==> flow/design.v <==
`timescale 1ns / 1ps
module spi_module
(
    input               I_clk       ,  
    input               I_rst_n     , 
    input               I_tx_en     , 
    input        [15:0]  I_data_in   , 
    output  reg  [7:0]  O_data_out  , 
    input               I_spi_miso  ,  
    output  reg         O_spi_sck   ,  
    output  reg         O_spi_cs    ,  
    output  reg         O_spi_mosi     
);
reg [5:0]   state      ; 
always @(posedge I_clk)
begin
    if(!I_rst_n)
        begin
            state  <=  6'd0    ;
            O_spi_cs    <=  1'b1    ;
            O_spi_sck   <=  1'b0    ;
            O_spi_mosi  <=  1'b0    ;
            O_data_out  <=  8'd0    ;
        end 
    else if(I_tx_en) 
        begin
            if(state==6'd50)
            begin
                state  <=  6'd0                    ; 
            end 
             O_spi_cs    <=  1'b0    ;  
            case(state)
                6'd1, 6'd3 , 6'd5 , 6'd7  , 
                6'd9, 6'd11, 6'd13, 6'd15 ,
                6'd17, 6'd19, 6'd21, 6'd23 ,
                6'd25 , 6'd27, 6'd29, 6'd31 : 
                    begin
                        O_spi_sck   <=  1'b1                ;
                        state  <=  state + 1'b1   ;
                    end
                6'd0:     
                    begin
                        O_spi_mosi  <=  I_data_in[15]        ;
                        O_spi_sck   <=  1'b0                ;
                        state  <=  state + 1'b1   ;          
                    end
                6'd2:     
                    begin
                        O_spi_mosi  <=  I_data_in[14]        ;
                        O_spi_sck   <=  1'b0                ;
                        state  <=  state + 1'b1   ;
                    end
                6'd4:     
                    begin
                        O_spi_mosi  <=  I_data_in[13]        ;
                        O_spi_sck   <=  1'b0                ;
                        state  <=  state + 1'b1   ;
                    end 
                6'd6:     
                    begin
                        O_spi_mosi  <=  I_data_in[12]        ;
                        O_spi_sck   <=  1'b0                ;
                        state  <=  state + 1'b1   ;
                    end 
                6'd8:     
                    begin
                        O_spi_mosi  <=  I_data_in[11]        ;
                        O_spi_sck   <=  1'b0                ;
                        state  <=  state + 1'b1   ;
                    end                            
                6'd10:     
                    begin
                        O_spi_mosi  <=  I_data_in[10]        ;
                        O_spi_sck   <=  1'b0                ;
                        state  <=  state + 1'b1   ;
                    end 
                6'd12:     
                    begin
                        O_spi_mosi  <=  I_data_in[9]        ;
                        O_spi_sck   <=  1'b0                ;
                        state  <=  state + 1'b1   ;
                    end 
                6'd14:     
                    begin
                        O_spi_mosi  <=  I_data_in[8]        ;
                        O_spi_sck   <=  1'b0                ;
                        state  <=  state + 1'b1   ;
                    end
                                   6'd16:     
                                       begin
                                           O_spi_mosi  <=  I_data_in[7]        ;
                                           O_spi_sck   <=  1'b0                ;
                                           state  <=  state + 1'b1   ;
                                       end
                                   6'd18:     
                                       begin
                                           O_spi_mosi  <=  I_data_in[6]        ;
                                           O_spi_sck   <=  1'b0                ;
                                           state  <=  state + 1'b1   ;
                                       end
                                   6'd20:     
                                       begin
                                           O_spi_mosi  <=  I_data_in[5]        ;
                                           O_spi_sck   <=  1'b0                ;
                                           state  <=  state + 1'b1   ;
                                       end 
                                   6'd22:     
                                       begin
                                           O_spi_mosi  <=  I_data_in[4]        ;
                                           O_spi_sck   <=  1'b0                ;
                                           state  <=  state + 1'b1   ;
                                       end 
                                   6'd24:     
                                       begin
                                           O_spi_mosi  <=  I_data_in[3]        ;
                                           O_spi_sck   <=  1'b0                ;
                                           state  <=  state + 1'b1   ;
                                       end                            
                                   6'd26:     
                                       begin
                                           O_spi_mosi  <=  I_data_in[2]        ;
                                           O_spi_sck   <=  1'b0                ;
                                           state  <=  state + 1'b1   ;
                                       end 
                                   6'd28:     
                                       begin
                                           O_spi_mosi  <=  I_data_in[1]        ;
                                           O_spi_sck   <=  1'b0                ;
                                           state  <=  state + 1'b1   ;
                                       end 
                                   6'd30:     
                                       begin
                                           O_spi_mosi  <=  I_data_in[0]        ;
                                           O_spi_sck   <=  1'b0                ;
                                           state  <=  state + 1'b1   ;
                                       end
                6'd32, 6'd34 , 6'd36 , 6'd38  , 
                6'd40, 6'd42, 6'd44, 6'd46, 6'd48 : 
                    begin
                        O_spi_sck  <=  1'b0                ;
                        state  <=  state + 1'b1   ;
                    end
                6'd33:     
                    begin                       
                        O_spi_sck       <=  1'b1                ;
                        state      <=  state + 1'b1   ;
                    end
                6'd35:     
                    begin
                        O_spi_sck       <=  1'b1                ;
                        state      <=  state + 1'b1   ;
                        O_data_out[7]   <=  I_spi_miso          ; 
                    end
                6'd37:     
                    begin
                        O_spi_sck       <=  1'b1                ;
                        state      <=  state + 1'b1   ;
                        O_data_out[6]   <=  I_spi_miso          ; 
                    end 
                6'd39:     
                    begin
                        O_spi_sck       <=  1'b1                ;
                        state      <=  state + 1'b1   ;
                        O_data_out[5]   <=  I_spi_miso          ; 
                    end 
                6'd41:     
                    begin
                        O_spi_sck       <=  1'b1                ;
                        state      <=  state + 1'b1   ;
                        O_data_out[4]   <=  I_spi_miso          ; 
                    end                            
                6'd43:     
                    begin
                        O_spi_sck       <=  1'b1                ;
                        state      <=  state + 1'b1   ;
                        O_data_out[3]   <=  I_spi_miso          ; 
                    end 
                6'd45:     
                    begin
                        O_spi_sck       <=  1'b1                ;
                        state      <=  state + 1'b1   ;
                        O_data_out[2]   <=  I_spi_miso          ; 
                    end 
                6'd47:     
                    begin
                        O_spi_sck       <=  1'b1                ;
                        state      <=  state + 1'b1   ;
                        O_data_out[1]   <=  I_spi_miso          ; 
                    end
                        6'd49:     
                                 begin
                                     O_spi_sck       <=  1'b1                ;
                                     state      <=  state + 1'b1   ;
                                     O_data_out[0]   <=  I_spi_miso          ; 
                                      O_spi_cs<=1'b1;
                                 end
                default:; 
            endcase 
        end    
    else
        begin
            state  <=  6'd0    ;
            O_spi_cs    <=  1'b1    ;
            O_spi_sck   <=  1'b0    ;
            O_spi_mosi  <=  1'b0    ;
            O_data_out  <=  8'd0    ;
        end   
end
endmodule
`timescale 1ns / 1ps
module spi_control(
        clk,
        I_rst_n,
        I_tx_en,
        rst,
        spi_x_out,
        spi_y_out,
        I_spi_miso,
        O_spi_sck,
        O_spi_cs,
        O_spi_mosi
    );
    input clk;
    output reg [3:0]spi_x_out;
    output reg[3:0]spi_y_out;
    input  I_rst_n; 
    input  I_tx_en;
    input  rst; 
    input    I_spi_miso;  
    output  wire         O_spi_sck;  
    output  wire         O_spi_cs  ;  
    output  wire         O_spi_mosi ;    
    wire [7:0]spi_data_out;
    reg [15:0]spi_data_in;
    spi_module spi(
        .I_clk(clk),
        .I_rst_n(I_rst_n), 
        .I_tx_en(I_tx_en), 
        .I_data_in(spi_data_in), 
        .O_data_out(spi_data_out), 
       .I_spi_miso(I_spi_miso) ,  
       .O_spi_sck(O_spi_sck)   ,  
       .O_spi_cs(O_spi_cs)    ,  
       .O_spi_mosi(O_spi_mosi)    
    );
    integer i;
    always@(posedge clk)
    begin
      if(rst)
      begin
        i=0;
        spi_data_in<=16'b0;
        spi_x_out<=4'b0;
        spi_y_out<=4'b0;
      end
      else
      begin
        i=i+1;
        if(i==1)
        begin
            spi_data_in<=16'b0000_1011_0000_1111;
        end
        else if(i==100)
        begin
             spi_y_out<=spi_data_out[3:0];
        end
        else if(i==101)
        begin
            spi_data_in<=16'b0000_1011_0001_0001;
        end
        else if(i==200)
        begin
             spi_x_out<=spi_data_out[3:0];
             i=0;
        end
      end
    end
endmodule
`timescale 1ns / 1ps
module draw_bullet1 #(parameter R=12)(
        clk,
        hcount,
        vcount,
        x,
        y,
        pixel
    );
    input clk;
    input [10:0]hcount;
    input [9:0]vcount;
    output wire [11:0]pixel;
    input [10:0]x;
    input [9:0]y;
    reg[11:0]color;
    always@(posedge clk)
    begin
        if ((hcount-x)*(hcount-x)+(vcount-y)*(vcount-y)<=R*R)
            color<=12'b1111_1111_1111;
        else
            color<=12'b0;
    end
    assign pixel=color;
endmodule
`timescale 1ns / 1ps
module draw_bullet2 #(parameter R=12)(
        clk,
        hcount,
        vcount,
        x,
        y,
        pixel
    );
    input clk;
    input [10:0]hcount;
    input [9:0]vcount;
    output wire [11:0]pixel;
    input [10:0]x;
    input [9:0]y;
    reg[11:0]color;
    always@(posedge clk)
    begin
        if ((hcount-x)*(hcount-x)+(vcount-y)*(vcount-y)<=R*R)
            color<=12'b1111_1111_1111;
        else
            color<=12'b0;
    end
    assign pixel=color;
endmodule
`timescale 1ns / 1ps
module bullet_move #(parameter X=500,Y=500)(
        frame,
        clk,
        rst,
        score,
        x,
        y,
        over
    );
    input frame;
    input clk;
    input rst;
    output reg [15:0]score;  
    output reg [10:0]x;
    output reg [9:0]y;
    input over;
    reg over_reg;
    reg [1:0] v_x;
    reg [1:0] v_y;
    reg sw_x; 
    reg sw_y; 
    always@(posedge clk)
    begin
        if(rst)
        begin
            x<=X;
            y<=Y;
            v_x<=2;
            v_y<=2;
            score<=0;
            sw_x<=0;
            sw_y<=0;
        end
        else if ( frame == 1 &&over==0) 
        begin
                    if(x==2||x==3)begin sw_x<=1;score<=score+1'b1;end
                     else if(x==762||x==761)begin sw_x<=0;score<=score+1'b1;end
                     if(y==36||y==37)begin sw_y<=1;score<=score+1'b1;end
                     else if (y==562||y==561)begin sw_y<=0;score<=score+1'b1;end
              if(sw_x==0)x<=x-v_x;
              else x<=x+v_x;
              if(sw_y==0)y<=y-v_y;
              else y<=y+v_y;
                   if(score[3:0]==10)
                            begin score[3:0]<=0;score[7:4]<=score[7:4]+1;end
                            if(score[7:4]==10)
                            begin score[7:4]<=0;score[11:8]<=score[11:8]+1;end
                            if(score[11:8]==10)
                            begin score[11:8]<=0;score[15:12]<=score[15:12]+1;end
                            if(score[15:12]==10)
                            begin score[11:8]<=0;end      
        end
    end
endmodule
`timescale 1ns / 1ps
module bullet_move2 #(parameter X=200,Y=500)(
        frame,
        clk,
        rst,
        x,
        y
    );
    input frame;
    input clk;
    input rst;
    output reg [10:0]x;
    output reg [9:0]y;
    reg over_reg;
    reg [1:0] v_x;
    reg [1:0] v_y;
    reg sw_x; 
    reg sw_y; 
    reg [3:0]tcount;
    always@(posedge clk)
    begin
         if(rst)
         begin
             sw_x<=0;
             sw_y<=0;
         end
         else
         begin
             if(x<=2)begin sw_x<=1;end
             else if(x>=762)begin sw_x<=0;end
             if(y<=36)begin sw_y<=1;end
             else if (y>=562)begin sw_y<=0;end
         end
    end
    always@(posedge clk)
    begin
        if(rst )
        begin
            x<=X;
            y<=Y;
            v_x<=2;
            v_y<=3;
        end
        else if ( frame == 1 ) 
        begin
              if(sw_x==0)x<=x-v_x;
              else x<=x+v_x;
              if(sw_y==0)y<=y-v_y;
              else y<=y+v_y;
        end
    end
endmodule
`timescale 1ns / 1ps
module draw_player1(
        clk,
        rst,
        frz,
        color_change,
        hcount,
        vcount,
        x,
        y,
        pixel,
        bullet1_x,
        bullet1_y,
        bullet2_x,
        bullet2_y,
        over
    );
    input clk;
    input rst;
    input frz;
    input color_change;
    input [10:0]hcount;
    input [9:0]vcount;
    input [10:0]x;
    input [9:0]y;
    output wire [11:0]pixel;
    input [10:0]bullet1_x;
    input [9:0]bullet1_y;
    input [10:0]bullet2_x;
    input [9:0]bullet2_y;
    output reg over;
    reg [11:0]pixel_reg;
    assign pixel=pixel_reg;
    reg [11:0]color_reg;
    integer R;
    reg [31:0]count;
    always@(posedge clk)
    begin
      if(rst)
      begin
        R<=10;
        count<=0;
        color_reg<=12'b0110_1100_0011;
        over<=0;
      end
      else
      begin
        if(frz)begin color_reg<=12'b0110_1100_0011;over<=0;end
        if(~frz)
         count <=count+1;
         if(count[20]==1&&color_change==0&&R>7)
         begin
            R<=R-2;
            count[20]<=0;
            color_reg<=color_reg+12'b0011_0011_0011;
         end
         if(count[19]==1)
         begin
                count[19] <=0;
                count[20]<=~count[20];
                R<=R+1;
         end
         if(x<2+R||(x+R)>762||(y-R)<36||(y+R)>562||
                  ((x-bullet1_x)*(x-bullet1_x)+(y-bullet1_y)*(y-bullet1_y)<(R+12)*(R+12))
                  ||
                  ((x-bullet2_x)*(x-bullet2_x)+(y-bullet2_y)*(y-bullet2_y)<(R+12)*(R+12))
                  )
         begin over<=1;R<=400;end
         else over<=0;
      end
    end
    always@(posedge clk)
    begin
        if ((hcount-x)*(hcount-x)+(vcount-y)*(vcount-y)<R*R)
        begin
                 pixel_reg<=color_reg;
        end
        else pixel_reg<=12'b0;
    end
endmodule
`timescale 1ns / 1ps
module player1_move #(parameter X = 500, Y = 200)(
    	frame, 
        clk,
        rst,
        frz,
        up,
        down,
        right,
        left,
        x,
        y,
        pattern_select,
        spi_x_out,
        spi_y_out
    );
    input frame;
    input clk;
    input rst;
    input frz;
    input up;
    input down;
    input right;
    input left;
    output reg [10:0]x;
    output reg [9:0]y;
    input pattern_select;
    input [3:0]spi_x_out;
    input [3:0]spi_y_out;
    reg signed [3:0]v_x;
    reg signed [3:0]v_y;
    reg [1:0]xdirect; 
    reg [1:0]ydirect; 
    always@(posedge clk)
    begin
        if ( rst ) 
            begin
                      x<=X;
                      y<=Y;
                      v_x<=1;
                      v_y<=1;
            end
        else if ( frame == 1 ) 
        begin
            if(pattern_select==0)
            begin
               if(left)x<=x-v_x;
               if(right)x<=x+v_x;
               if(up)y<=y-v_y;
               if(down)y<=y+v_y;
            end
            else 
            begin
                if(spi_x_out==1||spi_x_out==2)x<=x-v_x;
                else if(spi_x_out==3||spi_x_out==4)x<=x-2*v_x;
                else if(spi_x_out==4'b1110||spi_x_out==4'b1101)x<=x+v_x;
                else if(spi_x_out==4'b1100||spi_x_out==4'b1011)x<=x+2*v_x;
                if(spi_y_out==1||spi_y_out==2)y<=y+v_y;
                else if(spi_y_out==3||spi_y_out==4)y<=y+2*v_y;
                else if(spi_y_out==4'b1110||spi_y_out==4'b1101)y<=y-v_y;
                else if(spi_y_out==4'b1100||spi_y_out==4'b1011)y<=y-2*v_y;
            end
        end
    end
endmodule
`timescale 1ns / 1ps
module draw_board(
     clk,
     hcount,
     vcount,
     pixel
    );
    input clk;
    input [10:0] hcount;
    input [9:0] vcount;
    output wire [11:0] pixel;
    reg [11:0]pixel_reg;
    assign pixel=pixel_reg;
    always @ (posedge clk)
    begin
        if ( hcount == 0 || vcount == 30 || hcount == 768 || vcount == 568 )
            pixel_reg <= 12'hFFF;
        else
            pixel_reg <= 12'b0;
    end
endmodule
`timescale 1ns / 1ps
module final_out#(parameter WIDTH = 10,   
               HEIGHT = 40)(
    clk,
    rst,
    bullet1,
    bullet2,
    player,
    board,
    final_pixel,
    over,
    hcount,
    vcount
    );
    input clk;
    input rst;
    input [11:0]bullet1;
    input [11:0]bullet2;
    input [11:0]player;
    input [11:0]board;
    input [10:0]hcount;
    input [9:0]vcount;
    input over;
    output reg [11:0]final_pixel;
    reg [11:0]pixel_reg;
    localparam [7:0] x = 120;
    localparam [7:0] y = 245;
    always@(posedge clk)
    begin
        if(rst)begin final_pixel<=0;pixel_reg<=0;end
        else
            if(over==0)
             final_pixel <= board | bullet1 | bullet2 | player;
            else
            begin
                if(over==1)
                  if (
                                    ((hcount >= (x + 5*WIDTH + 3*HEIGHT) && hcount < (x + 6*WIDTH + 3*HEIGHT)) && (vcount >= y && vcount < (y + 2*WIDTH + HEIGHT))) ||  
                                    ((hcount >= (x + 5*WIDTH + 3*HEIGHT) && hcount < (x + 6*WIDTH + 3*HEIGHT)) && (vcount >= (y + 2*WIDTH + HEIGHT) && vcount < (y + 2*WIDTH + 2*HEIGHT))) ||  
                                    ((hcount >= (x + 5*WIDTH + 3*HEIGHT) && hcount < (x + 7*WIDTH + 4*HEIGHT)) && (vcount >= (y + 2*WIDTH + 2*HEIGHT) && vcount < (y + 3*WIDTH + 2*HEIGHT))) ||  
                                    ((hcount >= (x + 8*WIDTH + 4*HEIGHT) && hcount < (x + 10*WIDTH + 5*HEIGHT)) && (vcount >= y && vcount < (y + WIDTH))) ||  
                                    ((hcount >= (x + 8*WIDTH + 4*HEIGHT) && hcount < (x + 9*WIDTH + 4*HEIGHT)) && (vcount >= (y + WIDTH) && vcount < (y + 2*WIDTH + HEIGHT))) ||  
                                    ((hcount >= (x + 8*WIDTH + 4*HEIGHT) && hcount < (x + 9*WIDTH + 4*HEIGHT)) && (vcount >= (y + 2*WIDTH + HEIGHT) && vcount < (y + 2*WIDTH + 2*HEIGHT))) ||  
                                    ((hcount >= (x + 8*WIDTH + 4*HEIGHT) && hcount < (x + 10*WIDTH + 5*HEIGHT)) && (vcount >= (y + 2*WIDTH + 2*HEIGHT) && vcount < (y + 3*WIDTH + 2*HEIGHT))) ||  
                                    ((hcount >= (x + 9*WIDTH + 5*HEIGHT) && hcount < (x + 10*WIDTH + 5*HEIGHT)) && (vcount >= (y + WIDTH) && vcount < (y + 2*WIDTH + HEIGHT))) ||  
                                    ((hcount >= (x + 9*WIDTH + 5*HEIGHT) && hcount < (x + 10*WIDTH + 5*HEIGHT)) && (vcount >= (y + 2*WIDTH + HEIGHT) && vcount < (y + 2*WIDTH + 2*HEIGHT))) || 
                                    ((hcount >= (x + 11*WIDTH + 5*HEIGHT) && hcount < (x + 13*WIDTH + 6*HEIGHT)) && (vcount >= y && vcount < (y + WIDTH))) ||  
                                    ((hcount >= (x + 11*WIDTH + 5*HEIGHT) && hcount < (x + 12*WIDTH + 5*HEIGHT)) && (vcount >= (y + WIDTH) && vcount < (y + WIDTH + HEIGHT))) ||  
                                    ((hcount >= (x + 11*WIDTH + 5*HEIGHT) && hcount < (x + 13*WIDTH + 6*HEIGHT)) && (vcount >= (y + WIDTH + HEIGHT) && vcount < (y + 2*WIDTH + HEIGHT))) ||  
                                    ((hcount >= (x + 12*WIDTH + 6*HEIGHT) && hcount < (x + 13*WIDTH + 6*HEIGHT)) && (vcount >= (y + 2*WIDTH + HEIGHT) && vcount < (y + 2*WIDTH + 2*HEIGHT))) ||  
                                    ((hcount >= (x + 11*WIDTH + 5*HEIGHT) && hcount < (x + 13*WIDTH + 6*HEIGHT)) && (vcount >= (y + 2*WIDTH + 2*HEIGHT) && vcount < (y + 3*WIDTH + 2*HEIGHT))) || 
                                    ((hcount >= (x + 14*WIDTH + 6*HEIGHT) && hcount < (x + 16*WIDTH + 7*HEIGHT)) && (vcount >= y && vcount < (y + WIDTH))) ||  
                                    ((hcount >= (x + 14*WIDTH + 6*HEIGHT + HEIGHT/2) && hcount < (x + 15*WIDTH + 6*HEIGHT + HEIGHT/2)) && (vcount >= y && vcount < (y + 2*WIDTH + HEIGHT))) ||  
                                    ((hcount >= (x + 14*WIDTH + 6*HEIGHT + HEIGHT/2) && hcount < (x + 15*WIDTH + 6*HEIGHT + HEIGHT/2)) && (vcount >= (y + 2*WIDTH + HEIGHT) && vcount < (y + 3*WIDTH + 2*HEIGHT))) 
                                   )
                                   pixel_reg <= 12'h0FF;
                               else 
                                   pixel_reg <= 12'b0;
                  final_pixel<=pixel_reg;     
       end
    end
endmodule
`timescale 1ns / 1ps
module vga(
        clk, 
		rst,
		frz,
		color_change,
		score2,
		vsync,
		hsync,
		VGA_R,
		VGA_G,
		VGA_B,
		up,
		down,
		right,
		left,
		pattern_select,
		over,
		spi_x_out,
		spi_y_out
    );
    input clk; 
    input rst;
    input frz;
    input color_change;
    output vsync;
    output hsync;
    output [3:0] VGA_R;
    output [3:0] VGA_G;
    output [3:0] VGA_B;
    input up;
    input down;
    input right;
    input left;
    wire [15:0]score;
    output wire [15:0]score2;
    input pattern_select;
    input [3:0]spi_x_out;
    input [3:0]spi_y_out;
    wire [11:0]pixel;
    wire [10:0] bullet1_x;
    wire [9:0] bullet1_y;
    wire[11:0]bullet1_pixel;
    wire [10:0] bullet2_x;
    wire [9:0] bullet2_y;
    wire[11:0]bullet2_pixel;
    wire [10:0]player_x;
    wire  [9:0]player_y;
    wire[11:0]player_pixel;
    wire [11:0]board_pixel;
    output wire over;
    reg	 vs;
    reg hs;
    reg [10:0] hcount;
    reg [9:0] vcount;
    reg [9:0] counter;
    reg frame;
    wire hsyncon;
    wire hsyncoff;
    wire hreset;
    wire vclk;
    assign hsyncon = (hcount == 855);
    assign hsyncoff = (hcount == 975);
    assign hreset = (hcount == 1039);
    wire vsyncon,vsyncoff,vreset;
    assign vsyncon = hreset & (vcount == 636);
    assign vsyncoff = hreset & (vcount == 642);
    assign vreset = hreset & (vcount == 665);
    assign vclk = 1'b1;
    always @(posedge clk) 
    begin
        if (rst == 1)  
        begin
            hcount <= 0;
            vcount <= 0;
            vs <= 1;
            hs <= 1;
            counter <= 0;
            frame <= 0;
        end
        else 
        begin
            if ( vclk == 1 ) 
            begin
                hcount <= hreset ? 0 : hcount + 1; 
                hs <= hsyncon ? 0 : hsyncoff ? 1 : hs;   
                vcount <= hreset ? (vreset ? 0 : vcount + 1) : vcount; 
                vs <= vsyncon ? 0 : vsyncoff ? 1 : vs;   
                if ( vs == 0 )
                    counter <= counter + 1;
                if ( counter ==  30 &&  frz == 0)    
                begin
                    counter <= 0;
                    frame <= 1;
                end
                else
                    frame <= 0;
            end
        end
    end
    draw_bullet1 bullet1(
        .clk(clk),
        .hcount(hcount),
        .vcount(vcount),
        .x(bullet1_x),
        .y(bullet1_y),
        .pixel(bullet1_pixel)
    );
    bullet_move movebullet1(
         .frame(frame),
         .clk(clk),
         .rst(rst),
         .score(score2),
         .x(bullet1_x),
         .y(bullet1_y),
         .over(over)
    );
    draw_bullet2 bullet2(
        .clk(clk),
        .hcount(hcount),
        .vcount(vcount),
        .x(bullet2_x),
        .y(bullet2_y),
        .pixel(bullet2_pixel)
    );
    bullet_move2 movebullet2(
         .frame(frame),
         .clk(clk),
         .rst(rst),
         .x(bullet2_x),
         .y(bullet2_y)
    );
    draw_player1 player(
        .clk(clk),
        .rst(rst),
        .frz(frz),
        .hcount(hcount),
        .vcount(vcount),
        .x(player_x),
        .y(player_y),
        .color_change(color_change),
        .pixel(player_pixel),
        .bullet1_x(bullet1_x),
        .bullet1_y(bullet1_y),
        .bullet2_x(bullet2_x),
        .bullet2_y(bullet2_y),
        .over(over)
    );
    player1_move moveplayer1(
    	.frame(frame), 
        .clk(clk),
        .rst(rst),
        .frz(frz),
	    .up(up),
        .down(down),
        .right(right),
        .left(left),
        .x(player_x),
        .y(player_y),
        .pattern_select(pattern_select),
        .spi_x_out(spi_x_out),
        .spi_y_out(spi_y_out)
    );
    draw_board board1(
        .clk(clk),
        .hcount(hcount),
        .vcount(vcount),
        .pixel(board_pixel)
    );
    final_out finalout(
        .clk(clk),
        .rst(rst),
        .bullet1(bullet1_pixel),
        .bullet2(bullet2_pixel),
        .player(player_pixel),
        .board(board_pixel),
        .final_pixel(pixel),
        .over(over),
		.hcount(hcount),
        .vcount(vcount)
    );
    assign VGA_R=pixel[11:8];
    assign VGA_G=pixel[7:4];
    assign VGA_B=pixel[3:0];
    assign vsync = ~vs;
    assign hsync = ~hs;
endmodule
`timescale 1ns / 1ps
module seg_display(
        clk,
        rst,
        seven_seg,
        sel,
        over,
        idata
    );
    input clk;
    input rst;
    input[15:0]idata;
    output [7:0]seven_seg;
    output [7:0]sel;
    input over;
    reg [31:0] count;
    reg [7:0]seg_reg;
    reg[7:0]sel_reg;
    reg [3:0]disp_data;
    assign seven_seg=seg_reg;
    assign sel=sel_reg;
    always@(posedge clk)
    begin
         if(rst)
                count <=0;
         else
         begin
         count <=count+1;
         if(count==500000)
                count <=1;
         end
    end
    always@(*)    
             begin
                 case(count[13:11])
                 3'b000:disp_data<=idata[3:0];
                 3'b001:disp_data<=idata[7:4];
                 3'b010:disp_data<=idata[11:8];
                 3'b011:disp_data<=idata[15:12];             
                 default:disp_data<=4'b1111;
                 endcase
    end 
    always@(*)
    begin
            case(disp_data)
            4'h0: seg_reg=8'hc0;
            4'h1: seg_reg=8'hf9;
            4'h2: seg_reg=8'ha4;
            4'h3: seg_reg=8'hb0;
            4'h4: seg_reg=8'h99;
            4'h5: seg_reg=8'h92;
            4'h6: seg_reg=8'h82;
            4'h7: seg_reg=8'hf8;
            4'h8: seg_reg=8'h80;
            4'h9: seg_reg=8'h90;
            default:seg_reg<=8'hff;
            endcase
    end
    always@(*)
           begin
               case(count[13:11])
               3'b000:sel_reg<=8'b1111_1110;
               3'b001:sel_reg<=8'b1111_1101;
               3'b010:sel_reg<=8'b1111_1011;
               3'b011:sel_reg<=8'b1111_0111;
               3'b100:sel_reg<=8'b1110_1111;
               3'b101:sel_reg<=8'b1101_1111;
               3'b110:sel_reg<=8'b1011_1111;
               3'b111:sel_reg<=8'b0111_1111;
               endcase
     end
endmodule
`timescale 1ns / 1ps
module top_logic(  
		clk,
		rst,
		frz,
		level,
		Dout,
		vsync,
		hsync,
		VGA_R,
		VGA_G,
		VGA_B,
		BTNU,
		BTND,
		BTNL,
		BTNR,
        seven_seg,
        sel,
        pattern_select,
         I_spi_miso,
         O_spi_sck,
         O_spi_cs,
         O_spi_mosi
);
	input clk;
    input rst;
    input frz;
    input [4:0]level;
    input Dout;
    output vsync;
    output hsync;
    output [3:0] VGA_R;
    output [3:0] VGA_G;
    output [3:0] VGA_B;
    input BTNU;
    input BTND;
    input BTNR;
    input BTNL;
    output [7:0]seven_seg;
    output [7:0] sel;
    wire left;
    wire right;
    wire up;
    wire down;
    assign left=BTNL;
    assign right=BTNR;
    assign up=BTNU;
    assign down=BTND;
    input    I_spi_miso;  
    output  wire         O_spi_sck;  
    output  wire         O_spi_cs  ;  
    output  wire         O_spi_mosi ;    
    input pattern_select;
    wire [3:0]spi_x_out;
    wire [3:0]spi_y_out;
    wire [15:0]score;
    wire over;
   spi_control spi(
                .clk(clk),
                .I_rst_n(!rst),
                .I_tx_en(1'b1),
                .rst(rst),
                .spi_x_out(spi_x_out),
                .spi_y_out(spi_y_out),
                .I_spi_miso(I_spi_miso),
                .O_spi_sck(O_spi_sck),
                .O_spi_cs(O_spi_cs),
                .O_spi_mosi(O_spi_mosi)
    );
    vga VGA( 
			 .clk(clk),
			 .rst(rst),
			 .frz(~frz),
			 .color_change(Dout),
			 .score2(score),
			 .vsync(vsync),
			 .hsync(hsync),
			 .VGA_R(VGA_R),
			 .VGA_G(VGA_G),
			 .VGA_B(VGA_B),
			 .up(up),
			 .down(down),
			 .right(right),
			 .left(left),
			 .pattern_select(pattern_select),
			 .over(over),
			 .spi_x_out(spi_x_out),
			 .spi_y_out(spi_y_out)
	);
    seg_display seg(
            .clk(clk),
            .seven_seg(seven_seg),
            .sel(sel),
            .rst(rst),
            .over(over),
            .idata(score)
    );
endmodule
Memo
Re: synthesis data of top_logic

### From RTL to reports: top_logic

Tool output for the design above before and after an edit, in the order of the flow.
"unedited" refers to lines of the RTL above, "edited" to lines of the edited file.
"change": "edited" minus "unedited" as printed here. "relative change": 100 x difference / "unedited".
Operators: Yosys type, input widths -> output width; for muxes data width and select width s.
Library cell names are shortened.
A cell with - has no value.

* design top: top_logic
* clock port: clk
* library: sky130hd
* corner: tt_025C_1v80

### Edit of the RTL

The edit as a unified diff against the file above.
This change comes from a script, not from a designer. No optimisation was intended, and the edited design may behave differently.

```diff
@@ -645,5 +645,5 @@
                                     ((hcount >= (x + 8*WIDTH + 4*HEIGHT) && hcount < (x + 10*WIDTH + 5*HEIGHT)) && (vcount >= (y + 2*WIDTH + 2*HEIGHT) && vcount < (y + 3*WIDTH + 2*HEIGHT))) ||  
                                     ((hcount >= (x + 9*WIDTH + 5*HEIGHT) && hcount < (x + 10*WIDTH + 5*HEIGHT)) && (vcount >= (y + WIDTH) && vcount < (y + 2*WIDTH + HEIGHT))) ||  
-                                    ((hcount >= (x + 9*WIDTH + 5*HEIGHT) && hcount < (x + 10*WIDTH + 5*HEIGHT)) && (vcount >= (y + 2*WIDTH + HEIGHT) && vcount < (y + 2*WIDTH + 2*HEIGHT))) || 
+                                    (((hcount == (x + 9*WIDTH + 5*HEIGHT)) && hcount < (x + 10*WIDTH + 5*HEIGHT)) && (vcount >= (y + 2*WIDTH + HEIGHT) && vcount < (y + 2*WIDTH + 2*HEIGHT))) || 
                                     ((hcount >= (x + 11*WIDTH + 5*HEIGHT) && hcount < (x + 13*WIDTH + 6*HEIGHT)) && (vcount >= y && vcount < (y + WIDTH))) ||  
                                     ((hcount >= (x + 11*WIDTH + 5*HEIGHT) && hcount < (x + 12*WIDTH + 5*HEIGHT)) && (vcount >= (y + WIDTH) && vcount < (y + WIDTH + HEIGHT))) ||  
```

### After elaboration

Source: Yosys, flattened and elaborated, memories not mapped. Widths are those after wreduce. Print and check cells do not count. Equal cells are merged and count once.
Yosys's memory passes give these memory sizes; they may raise the number of words (mostly to a power of two), join words into wider ones and drop unused or constant bits.

Cells by class
* $lt $le $gt $ge: unedited 39, edited 39, change 0, relative change 0.00%
* bitwise operators: unedited 15, edited 15, change 0, relative change 0.00%
* add/sub/neg operators: unedited 50, edited 50, change 0, relative change 0.00%
* multipliers: unedited 12, edited 12, change 0, relative change 0.00%
* reductions and logical operators: unedited 119, edited 120, change +1, relative change +0.84%
* equal/unequal tests: unedited 100, edited 101, change +1, relative change +1.00%
* muxes and demuxes: unedited 84, edited 84, change 0, relative change 0.00%

Operator list
* $logic_and 1x1->1: unedited 39, edited 40, change +1, relative change +2.56%
* $eq 11x9->1 const B: unedited 0, edited 1, change +1

Unchanged operator kinds not shown: 102.

Word-level totals
* bits in read-only memories: unedited 176, edited 176, change 0, relative change 0.00%
* cells after elaboration: unedited 470, edited 472, change +2, relative change +0.43%
* output and inout bits: unedited 33, edited 33, change 0, relative change 0.00%
* register bits: unedited 359, edited 359, change 0, relative change 0.00%
* memories kept: unedited 2, edited 2, change 0, relative change 0.00%
* clocked read ports x word width: unedited 8, edited 8, change 0, relative change 0.00%

Memories
* words x width with read and write ports: unedited 16 x 7 bit 1R0W; 8 x 8 bit 1R0W, edited 16 x 7 bit 1R0W; 8 x 8 bit 1R0W

### Depth

Longest topological path by Yosys (ltp), each cell counted once; first at word level (registers and memories cut), then after technology mapping (sequential cells cut; the memories' decode and read muxes count).

Depth
* depth in word-level cells: unedited 20, edited 20, change 0, relative change 0.00%
* ABC_AREA: unedited 0, edited 0
* depth in mapped cells: unedited 61, edited 61, change 0, relative change 0.00%

### Netlist

Yosys stat after the flow's synthesis: flattened, memories mapped to cells. It holds for the ABC_AREA given above (unset counts as 0); a run with the other value may have another netlist.

Cells by type
* inv_1: unedited 3229, edited 3262, change +33, relative change +1.02%
* nand2_1: unedited 880, edited 906, change +26, relative change +2.95%
* and2_1: unedited 113, edited 138, change +25, relative change +22.12%
* o21ai_0: unedited 241, edited 264, change +23, relative change +9.54%
* clkbuf_1: unedited 227, edited 206, change -21, relative change -9.25%
* or3_1: unedited 64, edited 44, change -20, relative change -31.25%
* nand3_1: unedited 160, edited 145, change -15, relative change -9.38%
* a21o_1: unedited 114, edited 99, change -15, relative change -13.16%
* a21oi_1: unedited 356, edited 369, change +13, relative change +3.65%
* nor3_1: unedited 168, edited 155, change -13, relative change -7.74%
* xor2_1: unedited 216, edited 204, change -12, relative change -5.56%
* o21a_1: unedited 59, edited 69, change +10, relative change +16.95%
* or2_2: unedited 59, edited 49, change -10, relative change -16.95%
* a211oi_1: unedited 40, edited 30, change -10, relative change -25.00%
* nor3_2: unedited 11, edited 1, change -10, relative change -90.91%
* xnor2_1: unedited 422, edited 431, change +9, relative change +2.13%
* buf_2: unedited 12, edited 21, change +9, relative change +75.00%
* buf_1: unedited 26, edited 34, change +8, relative change +30.77%

Unchanged cell types not shown: 21.
The list need not be complete.

Mapped netlist
* buffer cells: unedited 273, edited 266, change -7, relative change -2.56%
* chip area (Yosys) (sq um): unedited 108041.1, edited 108153.7, change +112.6, relative change +0.10%
* sequential part of the area (sq um): unedited 6085.8, edited 6085.8, change 0.0, relative change 0.00%
* flip-flop cells: unedited 304, edited 304, change 0, relative change 0.00%
* cells in the netlist: unedited 12136, edited 12175, change +39, relative change +0.32%

By module: a second synthesis without flattening, with its own total; a netlist apart from the flattened one above.

Second synthesis, totals
* cell total of the unflattened synthesis: unedited 11665, edited 11693, change +28, relative change +0.24%
* area total of the unflattened synthesis (sq um): unedited 103356.6, edited 103550.6, change +194.0, relative change +0.19%

Rows give one instance, submodules left out.

Modules, unedited
* draw_player1: area 65760.6 sq um, cells 7287, times used 1
* draw_bullet2: area 10913.0 sq um, cells 1203, times used 1
* draw_bullet1: area 10842.9 sq um, cells 1195, times used 1
* player1_move: area 3035.4 sq um, cells 434, times used 1
* bullet_move: area 2560.0 sq um, cells 324, times used 1
* spi_control: area 2461.1 sq um, cells 298, times used 1
* seg_display: area 2253.4 sq um, cells 253, times used 1
* vga: area 1660.3 sq um, cells 191, times used 1
* bullet_move2: area 1554.0 sq um, cells 179, times used 1
* spi_module: area 1141.1 sq um, cells 137, times used 1
* final_out: area 992.2 sq um, cells 137, times used 1
* draw_board: area 171.4 sq um, cells 24, times used 1
* top_logic: area 11.3 sq um, cells 3, times used 1

Modules, edited
* draw_player1: area 65950.8 sq um, cells 7331, times used 1
* draw_bullet2: area 10913.0 sq um, cells 1203, times used 1
* draw_bullet1: area 10842.9 sq um, cells 1195, times used 1
* player1_move: area 3035.4 sq um, cells 434, times used 1
* bullet_move: area 2560.0 sq um, cells 324, times used 1
* spi_control: area 2461.1 sq um, cells 298, times used 1
* seg_display: area 2253.4 sq um, cells 253, times used 1
* vga: area 1651.6 sq um, cells 185, times used 1
* bullet_move2: area 1554.0 sq um, cells 179, times used 1
* spi_module: area 1141.1 sq um, cells 137, times used 1
* final_out: area 1004.7 sq um, cells 127, times used 1
* draw_board: area 171.4 sq um, cells 24, times used 1
* top_logic: area 11.3 sq um, cells 3, times used 1

### Worst setup path after synthesis

Path of least setup slack by OpenSTA after synthesis, without wires, with an ideal clock, recovery checks aside; 20% of the period is set as input and as output delay. Where synthesis merged equal registers, the netlist keeps one of their names.

Timing path after synthesis
* path kind: unedited flip-flop to flip-flop, edited flip-flop to flip-flop
* from: unedited register VGA.vcount[0], edited register VGA.vcount[1]
* to: unedited register VGA.bullet2.color[10], edited register VGA.bullet1.color[10]
* clock period (ns): unedited 20.0, edited 20.0, change 0.0, relative change 0.00%
* path delay (ns): unedited 14.295, edited 14.064, change -0.231, relative change -1.62%
* buffers on the path: unedited 2, edited 0, change -2, relative change -100.00%
* library setup time (ns): unedited 0.092, edited 0.114, change +0.022
* arrival time (ns): unedited 14.203, edited 13.950, change -0.253, relative change -1.78%
* stages: unedited 61, edited 59, change -2, relative change -3.28%
* setup slack (ns): unedited 5.705, edited 5.935, change +0.230
* synthesis period reached (ns): unedited 14.295, edited 14.065, change -0.230, relative change -1.61%

"path delay" is the arrival time less input delay plus setup time.
"stages" counts driving pins, that of a launching flip-flop among them; a cell with two outputs on the path counts twice.
"synthesis period reached" = period - worst setup slack (recovery checks aside). The figure is calculated, with input and output delays left at 20% of the set period.
The rows between start and end are the longest chain of elaborated cells between them; the timing report does not say that the signal goes this way. Where chains are equally long, one stands for them.
A line is the first line of the expression or statement that the cell stems from. Yosys adds cells for indexed reads and writes and turns some case tables into memories.

On the way, after synthesis, unedited:
* path through: dfxtp_1 -> clkbuf_1 -> inv_2 -> ha_1 -> fa_1 -> nor2b_1 -> o21ai_0 -> a21boi_0 -> o21ai_0 -> a21boi_0 -> o21ai_0 -> a21boi_0 -> o21ai_0 -> nand2b_1 -> clkinv_1 -> nand2_1 -> inv_1 -> fa_1 -> (+25 left out) -> inv_1 -> fa_1 -> inv_1 -> fa_1 -> inv_1 -> ha_1 -> clkbuf_1 -> and3b_1 -> nor4_1 -> o2111ai_1 -> nor4_1 -> o2111ai_1 -> a2111oi_0 -> and3_1 -> nand4_1 -> nor4_1 -> nand3_1 -> nor4_1
* cells in the longest elaborated chain: 5
* elaborated cells between the ends (all ways): 5
* RTL lines with such cells: 1
* those cells by class: add/sub (2); mul (1); compare (1); mux (1)

RTL lines, path after synthesis, unedited
* from (decl): line 718 `reg [9:0] vcount;`
* from (assign): line 738 `vcount <= 0;`
* from (assign): line 750 `vcount <= hreset ? (vreset ? 0 : vcount + 1) : vcount;`
* $sub 10x10->11: line 322 `if ((hcount-x)*(hcount-x)+(vcount-y)*(vcount-y)<=R*R)`
* $mul 11x11->22: line 322
* $add 32x32->32: line 322
* $le 32x8->1: line 322
* $mux 12: line 322
* to (assign): line 323 `color<=12'b1111_1111_1111;`
* to (assign): line 325 `color<=12'b0;`
* to (decl): line 319 `reg[11:0]color;`

On the way, after synthesis, edited:
* path through: dfxtp_1 -> inv_1 -> ha_1 -> fa_1 -> nor2b_1 -> o21ai_0 -> nand2b_1 -> a21o_1 -> a21o_1 -> nand2_1 -> nand2_1 -> a21o_1 -> xor2_1 -> inv_1 -> nor2_1 -> inv_1 -> fa_1 -> inv_1 -> (+23 left out) -> fa_1 -> inv_1 -> fa_1 -> inv_1 -> fa_1 -> inv_1 -> ha_1 -> nor2b_1 -> a22o_1 -> or4_1 -> nor3_1 -> nand4_1 -> a2111oi_0 -> o2111ai_1 -> or4_1 -> nor3_1 -> nand3_1 -> a2111oi_0
* cells in the longest elaborated chain: 5
* elaborated cells between the ends (all ways): 5
* RTL lines with such cells: 1
* those cells by class: add/sub (2); mul (1); compare (1); mux (1)

RTL lines, path after synthesis, edited
* from (decl): line 718 `reg [9:0] vcount;`
* from (assign): line 738 `vcount <= 0;`
* from (assign): line 750 `vcount <= hreset ? (vreset ? 0 : vcount + 1) : vcount;`
* $sub 10x10->11: line 297 `if ((hcount-x)*(hcount-x)+(vcount-y)*(vcount-y)<=R*R)`
* $mul 11x11->22: line 297
* $add 32x32->32: line 297
* $le 32x8->1: line 297
* $mux 12: line 297
* to (assign): line 298 `color<=12'b1111_1111_1111;`
* to (assign): line 300 `color<=12'b0;`
* to (decl): line 294 `reg[11:0]color;`

### Worst path after layout

Path of least setup slack in the final report of the runs of pair A (OpenROAD, finished layout, wires in). Where an end is a register, its clock arrival counts in the times.

Timing path after layout
* path kind: unedited flip-flop to flip-flop, edited flip-flop to flip-flop
* from: unedited register VGA.vcount[1], edited register VGA.vcount[2]
* to: unedited register VGA.bullet2.color[10], edited register VGA.bullet1.color[10]
* clock period (ns): unedited 16.9, edited 16.9, change 0.0, relative change 0.00%
* arrival time (ns): unedited 16.42, edited 16.30, change -0.12, relative change -0.73%
* setup slack (ns): unedited 1.05, edited 1.12, change +0.07
* buffers on the path: unedited 1, edited 1, change 0, relative change 0.00%
* library setup time (ns): unedited 0.10, edited 0.11, change +0.01
* stages: unedited 59, edited 60, change +1, relative change +1.69%

The rows between start and end are the longest chain of elaborated cells between them; the timing report does not say that the signal goes this way. Where chains are equally long, one stands for them.

On the way, after layout, unedited:
* path through: dfxtp_2 -> inv_1 -> fa_1 -> nor2b_1 -> o21ai_0 -> a21boi_0 -> o21ai_0 -> a21boi_0 -> o21ai_0 -> a21boi_0 -> o21ai_0 -> nand2b_1 -> buf_4 -> clkinvlp_4 -> nand2_1 -> inv_1 -> fa_1 -> inv_1 -> (+23 left out) -> fa_1 -> inv_1 -> fa_1 -> inv_1 -> fa_1 -> inv_1 -> ha_1 -> and3b_1 -> nor4_1 -> o2111ai_1 -> nor4_1 -> o2111ai_1 -> a2111oi_2 -> and3_1 -> nand4_1 -> nor4_1 -> nand3_1 -> nor4_1
* cells in the longest elaborated chain: 5
* elaborated cells between the ends (all ways): 5
* RTL lines with such cells: 1
* those cells by class: add/sub (2); mul (1); compare (1); mux (1)

RTL lines, path after layout, unedited
* from (decl): line 718 `reg [9:0] vcount;`
* from (assign): line 738 `vcount <= 0;`
* from (assign): line 750 `vcount <= hreset ? (vreset ? 0 : vcount + 1) : vcount;`
* $sub 10x10->11: line 322 `if ((hcount-x)*(hcount-x)+(vcount-y)*(vcount-y)<=R*R)`
* $mul 11x11->22: line 322
* $add 32x32->32: line 322
* $le 32x8->1: line 322
* $mux 12: line 322
* to (assign): line 323 `color<=12'b1111_1111_1111;`
* to (assign): line 325 `color<=12'b0;`
* to (decl): line 319 `reg[11:0]color;`

On the way, after layout, edited:
* path through: dfxtp_1 -> ha_1 -> nor2b_1 -> o21ai_0 -> nand2b_1 -> a21o_1 -> a21o_1 -> a21oi_1 -> o21ai_0 -> and2_1 -> o21ai_0 -> nand2b_1 -> buf_4 -> clkinv_1 -> nand2_1 -> fa_1 -> inv_1 -> fa_1 -> (+24 left out) -> fa_1 -> inv_1 -> fa_1 -> inv_1 -> fa_1 -> inv_1 -> ha_1 -> nor2b_1 -> a22o_1 -> or4_1 -> nor3_1 -> nand4_1 -> a2111oi_0 -> o2111ai_1 -> or4_1 -> nor3_1 -> nand3_1 -> a2111oi_0
* cells in the longest elaborated chain: 5
* elaborated cells between the ends (all ways): 5
* RTL lines with such cells: 1
* those cells by class: add/sub (2); mul (1); compare (1); mux (1)

RTL lines, path after layout, edited
* from (decl): line 718 `reg [9:0] vcount;`
* from (assign): line 738 `vcount <= 0;`
* from (assign): line 750 `vcount <= hreset ? (vreset ? 0 : vcount + 1) : vcount;`
* $sub 10x10->11: line 297 `if ((hcount-x)*(hcount-x)+(vcount-y)*(vcount-y)<=R*R)`
* $mul 11x11->22: line 297
* $add 32x32->32: line 297
* $le 32x8->1: line 297
* $mux 12: line 297
* to (assign): line 298 `color<=12'b1111_1111_1111;`
* to (assign): line 300 `color<=12'b0;`
* to (decl): line 294 `reg[11:0]color;`

### Layout results

Runs of the flow (Yosys, OpenROAD) on both versions; the two runs of a pair have the same settings. The constraints put input and output delay at 20% of the set period each and load the outputs with 0.01 pF.

Settings, pair A:
* period_ns: 16.9
* CAP_MARGIN: 20
* CORE_MARGIN: 2
* CORE_UTILIZATION: 40
* SLEW_MARGIN: 20

Final reports, pair A
* cell area after synthesis (sq um): unedited 108041.1, edited 108153.7, change +112.6, relative change +0.10%
* reached clock period (ns): unedited 15.851, edited 15.781, change -0.070, relative change -0.44%
* utilization after layout (%): unedited 42.7, edited 42.8, change +0.1
* standard-cell area of the final layout (sq um): unedited 114481.0, edited 114751.0, change +270.0, relative change +0.24%
* summed negative setup slack (ns): unedited 0.000, edited 0.000, change 0.000
* worst hold slack (ns): unedited 0.435, edited 0.423, change -0.012
* area of the die (sq um): unedited 274277.0, edited 274560.0, change +283.0, relative change +0.10%
* lowest setup slack (ns): unedited 1.049, edited 1.119, change +0.070

Settings, pair B:
* CAP_MARGIN: 40
* CORE_UTILIZATION: 24
* GPL_ROUTABILITY_DRIVEN: 0
* GPL_TIMING_DRIVEN: 1
* HOLD_SLACK_MARGIN: 0.12
* MIN_ROUTING_LAYER: met1
* PLACE_DENSITY: 0.56
* SETUP_SLACK_MARGIN: 2.33
* period_ns: 22.2
* CORE_MARGIN: 2
* SLEW_MARGIN: 20

Final reports, pair B
* cell area after synthesis (sq um): unedited 108041.1, edited 108153.7, change +112.6, relative change +0.10%
* reached clock period (ns): unedited 16.863, edited 17.187, change +0.324, relative change +1.92%
* utilization after layout (%): unedited 26.2, edited 26.3, change +0.1
* standard-cell area of the final layout (sq um): unedited 117570.0, edited 117962.0, change +392.0, relative change +0.33%
* summed negative setup slack (ns): unedited 0.000, edited 0.000, change 0.000
* worst hold slack (ns): unedited 0.442, edited 0.429, change -0.013
* area of the die (sq um): unedited 455558.0, edited 456023.0, change +465.0, relative change +0.10%
* lowest setup slack (ns): unedited 5.337, edited 5.013, change -0.324

"reached clock period" is the run's clock period less its worst setup slack. It is reckoned from that one timing run; input and output delays stay at 20% of the period that was set.
